==> flow/design.v <==
`default_nettype none
module toHex(
    input wire clk,
    input wire rst,
    input wire [3:0] value,
    output reg [7:0] hexChar
);
    always @(posedge clk) begin
        if (rst)
            hexChar <= "0";
        else
            hexChar <= (value <= 4'd9) ? 8'd48 + value : 8'd55 + value;
    end
endmodule
module flashNavigator
#(
  parameter STARTUP_WAIT = 32'd1000
)
(
    input wire clk,
    input wire rst,
    output reg flashClk,
    input wire flashMiso,
    output reg flashMosi,
    output reg flashCs,
    input wire [5:0] charAddress,
    output reg [7:0] charOutput,
    input wire btn1,
    input wire btn2
);
reg [23:0] readAddress;
localparam [7:0] command = 8'h03;
reg [7:0] currentByteOut;
reg [7:0] currentByteNum;
reg [255:0] dataIn;
reg [255:0] dataInBuffer;
localparam STATE_INIT_POWER = 8'd0;
localparam STATE_LOAD_CMD_TO_SEND = 8'd1;
localparam STATE_SEND = 8'd2;
localparam STATE_LOAD_ADDRESS_TO_SEND = 8'd3;
localparam STATE_READ_DATA = 8'd4;
localparam STATE_DONE = 8'd5;
reg [23:0] dataToSend;
reg [8:0] bitsToSend;
reg [32:0] counter;
reg [2:0] state;
reg [2:0] returnState;
reg dataReady;
always @(posedge clk) begin
if (rst) begin
  flashClk <= 0;
  flashMosi <= 0;
  flashCs <= 1;
  readAddress <= 0;
  currentByteOut <= 0;
  currentByteNum <= 0;
  dataIn <= 0;
  dataInBuffer <= 0;
  dataToSend <= 0;
  bitsToSend <= 0;
  counter <= 0;
  state <= 0;
  returnState <= 0;
  dataReady <= 0;
end
else
case (state)
  STATE_INIT_POWER: begin
    if (counter > STARTUP_WAIT && btn1 == 1 && btn2 == 1) begin
      state <= STATE_LOAD_CMD_TO_SEND;
      counter <= 32'b0;
      dataReady <= 0;
      currentByteNum <= 0;
      currentByteOut <= 0;
    end
    else
      counter <= counter + 1;
  end
  STATE_LOAD_CMD_TO_SEND: begin
      flashCs <= 0;
      dataToSend[23-:8] <= command;
      bitsToSend <= 8;
      state <= STATE_SEND;
      returnState <= STATE_LOAD_ADDRESS_TO_SEND;
  end
  STATE_SEND: begin
    if (counter == 32'd0) begin
      flashClk <= 0;
      flashMosi <= dataToSend[23];
      dataToSend <= {dataToSend[22:0],1'b0};
      bitsToSend <= bitsToSend - 1;
      counter <= 1;
    end
    else begin
      counter <= 32'd0;
      flashClk <= 1;
      if (bitsToSend == 0)
        state <= returnState;
    end
  end
  STATE_LOAD_ADDRESS_TO_SEND: begin
    dataToSend <= readAddress;
    bitsToSend <= 24;
    state <= STATE_SEND;
    returnState <= STATE_READ_DATA;
    currentByteNum <= 0;
  end
  STATE_READ_DATA: begin
    if (counter[0] == 1'd0) begin
      flashClk <= 0;
      counter <= counter + 1;
      if (counter[3:0] == 0 && counter > 0) begin
        dataIn[(currentByteNum << 3)+:8] <= currentByteOut;
        currentByteNum <= currentByteNum + 1;
        if (currentByteNum == 31)
          state <= STATE_DONE;
      end
    end
    else begin
      flashClk <= 1;
      currentByteOut <= {currentByteOut[6:0], flashMiso};
      counter <= counter + 1;
    end
  end
  STATE_DONE: begin
    dataReady <= 1;
    flashCs <= 1;
    dataInBuffer <= dataIn;
    counter <= STARTUP_WAIT;
    if (btn1 == 0) begin 
      readAddress <= readAddress + 24;
      state <= STATE_INIT_POWER;
    end
    else if (btn2 == 0) begin 
      readAddress <= readAddress - 24;
      state <= STATE_INIT_POWER;
    end
  end
  default: ;
endcase
end
wire [7:0] byteDisplayNumber;
wire lowerBit;
wire [7:0] hexCharOutput;
wire [3:0] currentHexVal;
reg [7:0] chosenByte;
wire [7:0] hexChar;
reg [3:0] addrNibble;
always @(*) begin
  case (4'd13 - charAddress[3:0])
    4'd0: addrNibble = readAddress[3:0];
    4'd1: addrNibble = readAddress[7:4];
    4'd2: addrNibble = readAddress[11:8];
    4'd3: addrNibble = readAddress[15:12];
    4'd4: addrNibble = readAddress[19:16];
    4'd5: addrNibble = readAddress[23:20];
    default: addrNibble = 4'd0;
  endcase
end
toHex hexConv(
clk,
rst,
addrNibble,
hexChar
);
always @(posedge clk) begin
if (rst) begin
  chosenByte <= 0;
  charOutput <= 0;
end
else begin
chosenByte <= dataInBuffer[(byteDisplayNumber << 3)+:8];
if (charAddress[5:4] == 2'b11) begin
  case (charAddress[3:0])
    0: charOutput <= "A";
    1: charOutput <= "d";
    2: charOutput <= "d";
    3: charOutput <= "r";
    4: charOutput <= ":";
    6: charOutput <= "0";
    7: charOutput <= "x";
    8,9,10,11,12,13: charOutput <= hexChar;
    15: charOutput <= dataReady ? " " : "L";
    default: charOutput <= " ";
  endcase
end
else
  charOutput <= hexCharOutput;
end
end
assign byteDisplayNumber = {3'b000, charAddress[5:1]};
assign lowerBit = charAddress[0];
assign currentHexVal = lowerBit ? chosenByte[3:0] : chosenByte[7:4];
toHex hexConvert(
clk,
rst,
currentHexVal,
hexCharOutput
);
endmodule
# From RTL to reports: flashNavigator
# The steps from the RTL of flashNavigator to its reports follow in flow order.
# Lines are those of the file above, counted from 1.
# Operators carry their Yosys type and port widths (W data, S select, Z words).
# Library cell names are shortened.
# Not given: n/a
# design
top_module	flashNavigator
clk_port	clk
lib	sky130hd
lib_corner	tt_025C_1v80

# Word level
# Source: Yosys, flattened and elaborated, memories not mapped. Widths are those after wreduce. Registers that Yosys merges into a memory's read port (data or address) are not register bits. Print and check cells do not count.
# bits
latch_bits	0
clocked_rd_ports_x_width	0
regBits	660
romBits	0
n_memories	0
ram_bits	0
elab_cells	147
# classes
mul	0
reduce_and_logical	31
compare	4
equal	35
shift	3
n_mux	40
n_logic	4
div_mod_pow	0
add_sub_neg	11
# op_table
cell	count
$and A256 B256 Y256	1
$or A256 B256 Y256	1
$shiftx A256 B9 Y8	1
$not A256 Y256	1
$shift A8 B33 Y256	1
$shift A8 B33 Y256 const A	1
$pmux W33 S4	1
$pmux W8 S8	1
$mux W8	8
$pmux W8 S3	2
$mux W24	2
$add A33 B1 Y33 const B	1
$gt A33 B1 Y1 const B	1
$gt A33 B10 Y1 const B	1
$logic_not A33 Y1	1
$neg A8 Y33	1
$mux W33	1
$pmux W16 S2	1
$eq A4 B4 Y1 const B	7
$add A6 B4 Y7 const A	4
$pmux W9 S3	1
$add A24 B5 Y24 const B	1
$sub A24 B5 Y24 const B	1
$pmux W4 S6	1
$mux W3	8
$eq A4 B3 Y1 const B	5
$ne A2 B2 Y1 const B	9
$eq A4 B2 Y1 const B	4
# Other operator kinds: 35; their cells: 60.

# Longest topological paths
# Yosys ltp: most cells in a row. Word level: on the elaborated netlist, between registers, memories and ports. Mapped: between sequential cells and ports; inverters and the memories' decode and read muxes count.
# depth
word_depth	5
abc_area	0
mapped_depth	15

# Synthesis result
# Source: synth_stat.txt of the flow (Yosys; design flattened, memories mapped). It holds for the ABC_AREA given above (unset counts as 0); a run with the other value may have another netlist.
# types
type	count
dfxtp_1	650
nand2_1	754
a21oi_1	453
mux4_2	79
mux2i_1	154
nor2_1	300
clkbuf_1	205
o21ai_0	152
ha_1	31
nand3_1	59
xnor2_1	30
xor2_1	20
a311oi_1	16
nor3_1	26
a211oi_1	16
buf_1	30
inv_1	26
a221oi_1	10
# Not listed: further types 46, cells in them 157.
# synth_totals
stdcells	3168
ff_cells	650
seqArea_um2	13012.5
yosys_area_um2	27048.4
# By module: a second synthesis without flattening, with its own total; a netlist apart from the flattened one above.
# hier_totals
hier_cells	3099
area_unflattened_um2	27571.4
# Each row is one instance without its submodules.
# modules
mod	area_um2	instances	n_cells
flashNavigator	26960.9	1	3039
toHex	305.3	2	30

# Path before layout
# Path of least setup slack by OpenSTA after synthesis, without wires, with an ideal clock, recovery checks aside; 20% of the period is set as input and as output delay. Where synthesis merged equal registers, the netlist keeps one of their names.
# synth_path
path_kind	input-to-reg
start	in charAddress[1]
end	reg hexConv.hexChar[5]
arrival_time_ps	5688
setup_time_ps	117
stages	15
tclk_ps	10000
in_delay_ps	2000
setup_slack_ps	4195
path_buffers	3
launch_ps	2000
delay_ps	3805
period_less_setup_slack_ps	5805
# "delay_ps" = arrival - input delay + setup time.
# "stages" counts driving pins, that of a launching flip-flop among them; a cell with two outputs on the path counts twice.
# "period_less_setup_slack_ps" = period - worst setup slack (recovery checks aside). The figure is calculated, with input and output delays left at 20% of the set period.
# The rows between start and end are the longest chain of elaborated cells between them; the timing report does not say that the signal goes this way. Where chains are equally long, one stands for them.
# Each line given opens the expression or statement behind the cell; cells for indexed reads and writes are added by Yosys, which also makes memories of some case tables.
# synth_between
cell_sequence	buf_1 clkbuf_1 buf_1 inv_1 ha_1 nor3b_1 a22oi_1 nand2_1 a221oi_1 inv_1 ha_1 or2_2 a21oi_1 nand2b_1 nand2b_1
elab_chain_cells	5
# synth_lines
element	line_no	text
start, declared	26	input wire [5:0] charAddress,
$sub A4 B4 Y4	150	case (4'd13 - charAddress[3:0])
$eq A4 B3 Y1	150
$pmux W4 S6	150
$add A6 B4 Y7	12	hexChar <= (value <= 4'd9) ? 8'd48 + value : 8'd55 + value;
$mux W8	12
end, assigned	10	hexChar <= "0";
end, assigned	12
end, declared	6	output reg [7:0] hexChar

# Path in the finished layout
# From the final timing report of run B: the path of least setup slack in the routed layout; clock arrival at registers is part of the times.
# The report prints the path's times to 10 ps; the period is as set.
# layout_path
path_kind	input-to-reg
start	in btn1
end	reg readAddress[23]
setup_slack_ps	5220
in_delay_ps	2000
path_buffers	2
arrival_time_ps	5270
setup_time_ps	110
launch_ps	2000
tclk_ps	10000
stages	12
# The rows between start and end are the longest chain of elaborated cells between them; the timing report does not say that the signal goes this way. Where chains are equally long, one stands for them.
# At most two assigning lines are given for a register; there are more.
# layout_between
cell_sequence	clkdlybuf4s50_1 buf_4 inv_1 fa_1 a211oi_1 o21bai_1 o211ai_1 a311oi_1 a41oi_1 mux2i_1 a21oi_1 mux2_2
elab_chain_cells	2
# layout_lines
element	line_no	text
start, declared	28	input wire btn1,
$ne A2 B2 Y1	n/a
$reduce_and A2 Y1	n/a
end, assigned	131	readAddress <= readAddress + 24;
end, assigned	135	readAddress <= readAddress - 24;
end, declared	31	reg [23:0] readAddress;

Add stored flow runs of flashNavigator

Module flashNavigator, platform sky130hd: 4 stored runs of the flow (Yosys, OpenROAD) with differing settings, in no particular order. Input and output delays are each 20% of the period that was set; the output load is 0.01 pF.
"critical_path_time_ps" is the time allowed to the run's worst setup path (the clock period less input and output delay, where it has them) less its slack. Clock arrival times count: a late capture clock shortens it, a late launch clock lengthens it.
"power_total_mw" rests on the timing tool's default activity at the inputs, not on a simulated workload.
"critical_path_time_ps" is given in steps of 10 ps.

Run A, flow files:
==> flow/run.sh <==
#!/bin/bash
# the make line also repeats the synthesis and layout settings of config.mk as NAME=value (left out here)
make -C /OpenROAD-flow-scripts/flow DESIGN_CONFIG=/design/flow/config.mk WORK_HOME=/design/flow/orfs CLKGATE_MAP_FILE= finish
==> flow/config.mk <==
export PLATFORM = sky130hd
export DESIGN_NAME = flashNavigator
export DESIGN_NICKNAME = flashNavigator
export VERILOG_FILES = /design/flow/design.v
export SDC_FILE = /design/flow/constraint.sdc
export NUM_CORES = 4
export LEC_CHECK = 0
export ABC_AREA = 1
export CAP_MARGIN = 35
export CELL_PAD_IN_SITES_GLOBAL_PLACEMENT = 3
export CORE_ASPECT_RATIO = 1.1
export CORE_MARGIN = 3
export CORE_UTILIZATION = 53
export CTS_CLUSTER_SIZE = 56
export GPL_ROUTABILITY_DRIVEN = 1
export GPL_TIMING_DRIVEN = 1
export HOLD_SLACK_MARGIN = -0.02
export MAX_ROUTING_LAYER = met5
export PLACE_DENSITY_LB_ADDON = 0.12
export SETUP_SLACK_MARGIN = 0.5
export SLEW_MARGIN = 10
export TNS_END_PERCENT = 100
==> flow/constraint.sdc <==
create_clock -name core_clock -period 8.65 [get_ports {clk}]
set_input_delay 1.7300 -clock core_clock [delete_from_list [all_inputs] [get_ports {clk}]]
set_output_delay 1.7300 -clock core_clock [all_outputs]
set_load 0.01 [all_outputs]

Run A: no final report: placement broke off with FLW-0024

Run B, flow files:
==> flow/run.sh <==
#!/bin/bash
# the make line also repeats the synthesis and layout settings of config.mk as NAME=value (left out here)
make -C /OpenROAD-flow-scripts/flow DESIGN_CONFIG=/design/flow/config.mk WORK_HOME=/design/flow/orfs CLKGATE_MAP_FILE= finish
==> flow/config.mk <==
export PLATFORM = sky130hd
export DESIGN_NAME = flashNavigator
export DESIGN_NICKNAME = flashNavigator
export VERILOG_FILES = /design/flow/design.v
export SDC_FILE = /design/flow/constraint.sdc
export NUM_CORES = 4
export LEC_CHECK = 0
export CAP_MARGIN = 20
export CORE_MARGIN = 2
export CORE_UTILIZATION = 40
export PLACE_DENSITY = 0.6
export SLEW_MARGIN = 20
==> flow/constraint.sdc <==
create_clock -name core_clock -period 10.0 [get_ports {clk}]
set_input_delay 2.0000 -clock core_clock [delete_from_list [all_inputs] [get_ports {clk}]]
set_output_delay 2.0000 -clock core_clock [all_outputs]
set_load 0.01 [all_outputs]

==> results of run B, as CSV <==
result,value
final_setup_ws_ps,5218
total_negative_slack_ps,0
critical_path_time_ps,2780
timing.worst_path_kind,"input-to-reg"
design_die_area_um2,69717.1
yosys.chip_area_um2,27048.4
layout_stdcell_area_um2,29919.9
power_total_mw,5.186

Run C, flow files:
==> flow/run.sh <==
#!/bin/bash
# the make line also repeats the synthesis and layout settings of config.mk as NAME=value (left out here)
make -C /OpenROAD-flow-scripts/flow DESIGN_CONFIG=/design/flow/config.mk WORK_HOME=/design/flow/orfs CLKGATE_MAP_FILE= finish
==> flow/config.mk <==
export PLATFORM = sky130hd
export DESIGN_NAME = flashNavigator
export DESIGN_NICKNAME = flashNavigator
export VERILOG_FILES = /design/flow/design.v
export SDC_FILE = /design/flow/constraint.sdc
export NUM_CORES = 4
export LEC_CHECK = 0
export CAP_MARGIN = 30
export CORE_ASPECT_RATIO = 1.49
export CORE_MARGIN = 2
export CORE_UTILIZATION = 53
export CTS_CLUSTER_SIZE = 56
export GPL_TIMING_DRIVEN = 1
export MAX_ROUTING_LAYER = met5
export PLACE_DENSITY_LB_ADDON = 0.01
export SETUP_SLACK_MARGIN = 0.5
export SLEW_MARGIN = 30
export TNS_END_PERCENT = 100
==> flow/constraint.sdc <==
create_clock -name core_clock -period 8.65 [get_ports {clk}]
set_input_delay 1.7300 -clock core_clock [delete_from_list [all_inputs] [get_ports {clk}]]
set_output_delay 1.7300 -clock core_clock [all_outputs]
set_load 0.01 [all_outputs]

==> results of run C, as CSV <==
result,value
final_setup_ws_ps,3857
total_negative_slack_ps,0
critical_path_time_ps,3060
timing.worst_path_kind,"input-to-reg"
design_die_area_um2,52893.3
yosys.chip_area_um2,27048.4
layout_stdcell_area_um2,29610.9
power_total_mw,5.905

Run D, flow files:
==> flow/run.sh <==
#!/bin/bash
# the make line also repeats the synthesis and layout settings of config.mk as NAME=value (left out here)
make -C /OpenROAD-flow-scripts/flow DESIGN_CONFIG=/design/flow/config.mk WORK_HOME=/design/flow/orfs CLKGATE_MAP_FILE= finish
==> flow/config.mk <==
export PLATFORM = sky130hd
export DESIGN_NAME = flashNavigator
export DESIGN_NICKNAME = flashNavigator
export VERILOG_FILES = /design/flow/design.v
export SDC_FILE = /design/flow/constraint.sdc
export NUM_CORES = 4
export LEC_CHECK = 0
export CAP_MARGIN = 35
export CORE_ASPECT_RATIO = 1.49
export CORE_MARGIN = 2
export CORE_UTILIZATION = 53
export CTS_CLUSTER_SIZE = 56
export GPL_TIMING_DRIVEN = 1
export HOLD_SLACK_MARGIN = -0.02
export MAX_ROUTING_LAYER = met5
export PLACE_DENSITY_LB_ADDON = 0.12
export SETUP_SLACK_MARGIN = 0.5
export SLEW_MARGIN = 30
export TNS_END_PERCENT = 100
==> flow/constraint.sdc <==
create_clock -name core_clock -period 8.65 [get_ports {clk}]
set_input_delay 1.7300 -clock core_clock [delete_from_list [all_inputs] [get_ports {clk}]]
set_output_delay 1.7300 -clock core_clock [all_outputs]
set_load 0.01 [all_outputs]

==> results of run D, as CSV <==
result,value
final_setup_ws_ps,4097
total_negative_slack_ps,0
critical_path_time_ps,2820
timing.worst_path_kind,"input-to-reg"
design_die_area_um2,52893.3
yosys.chip_area_um2,27048.4
layout_stdcell_area_um2,29637.2
power_total_mw,5.870
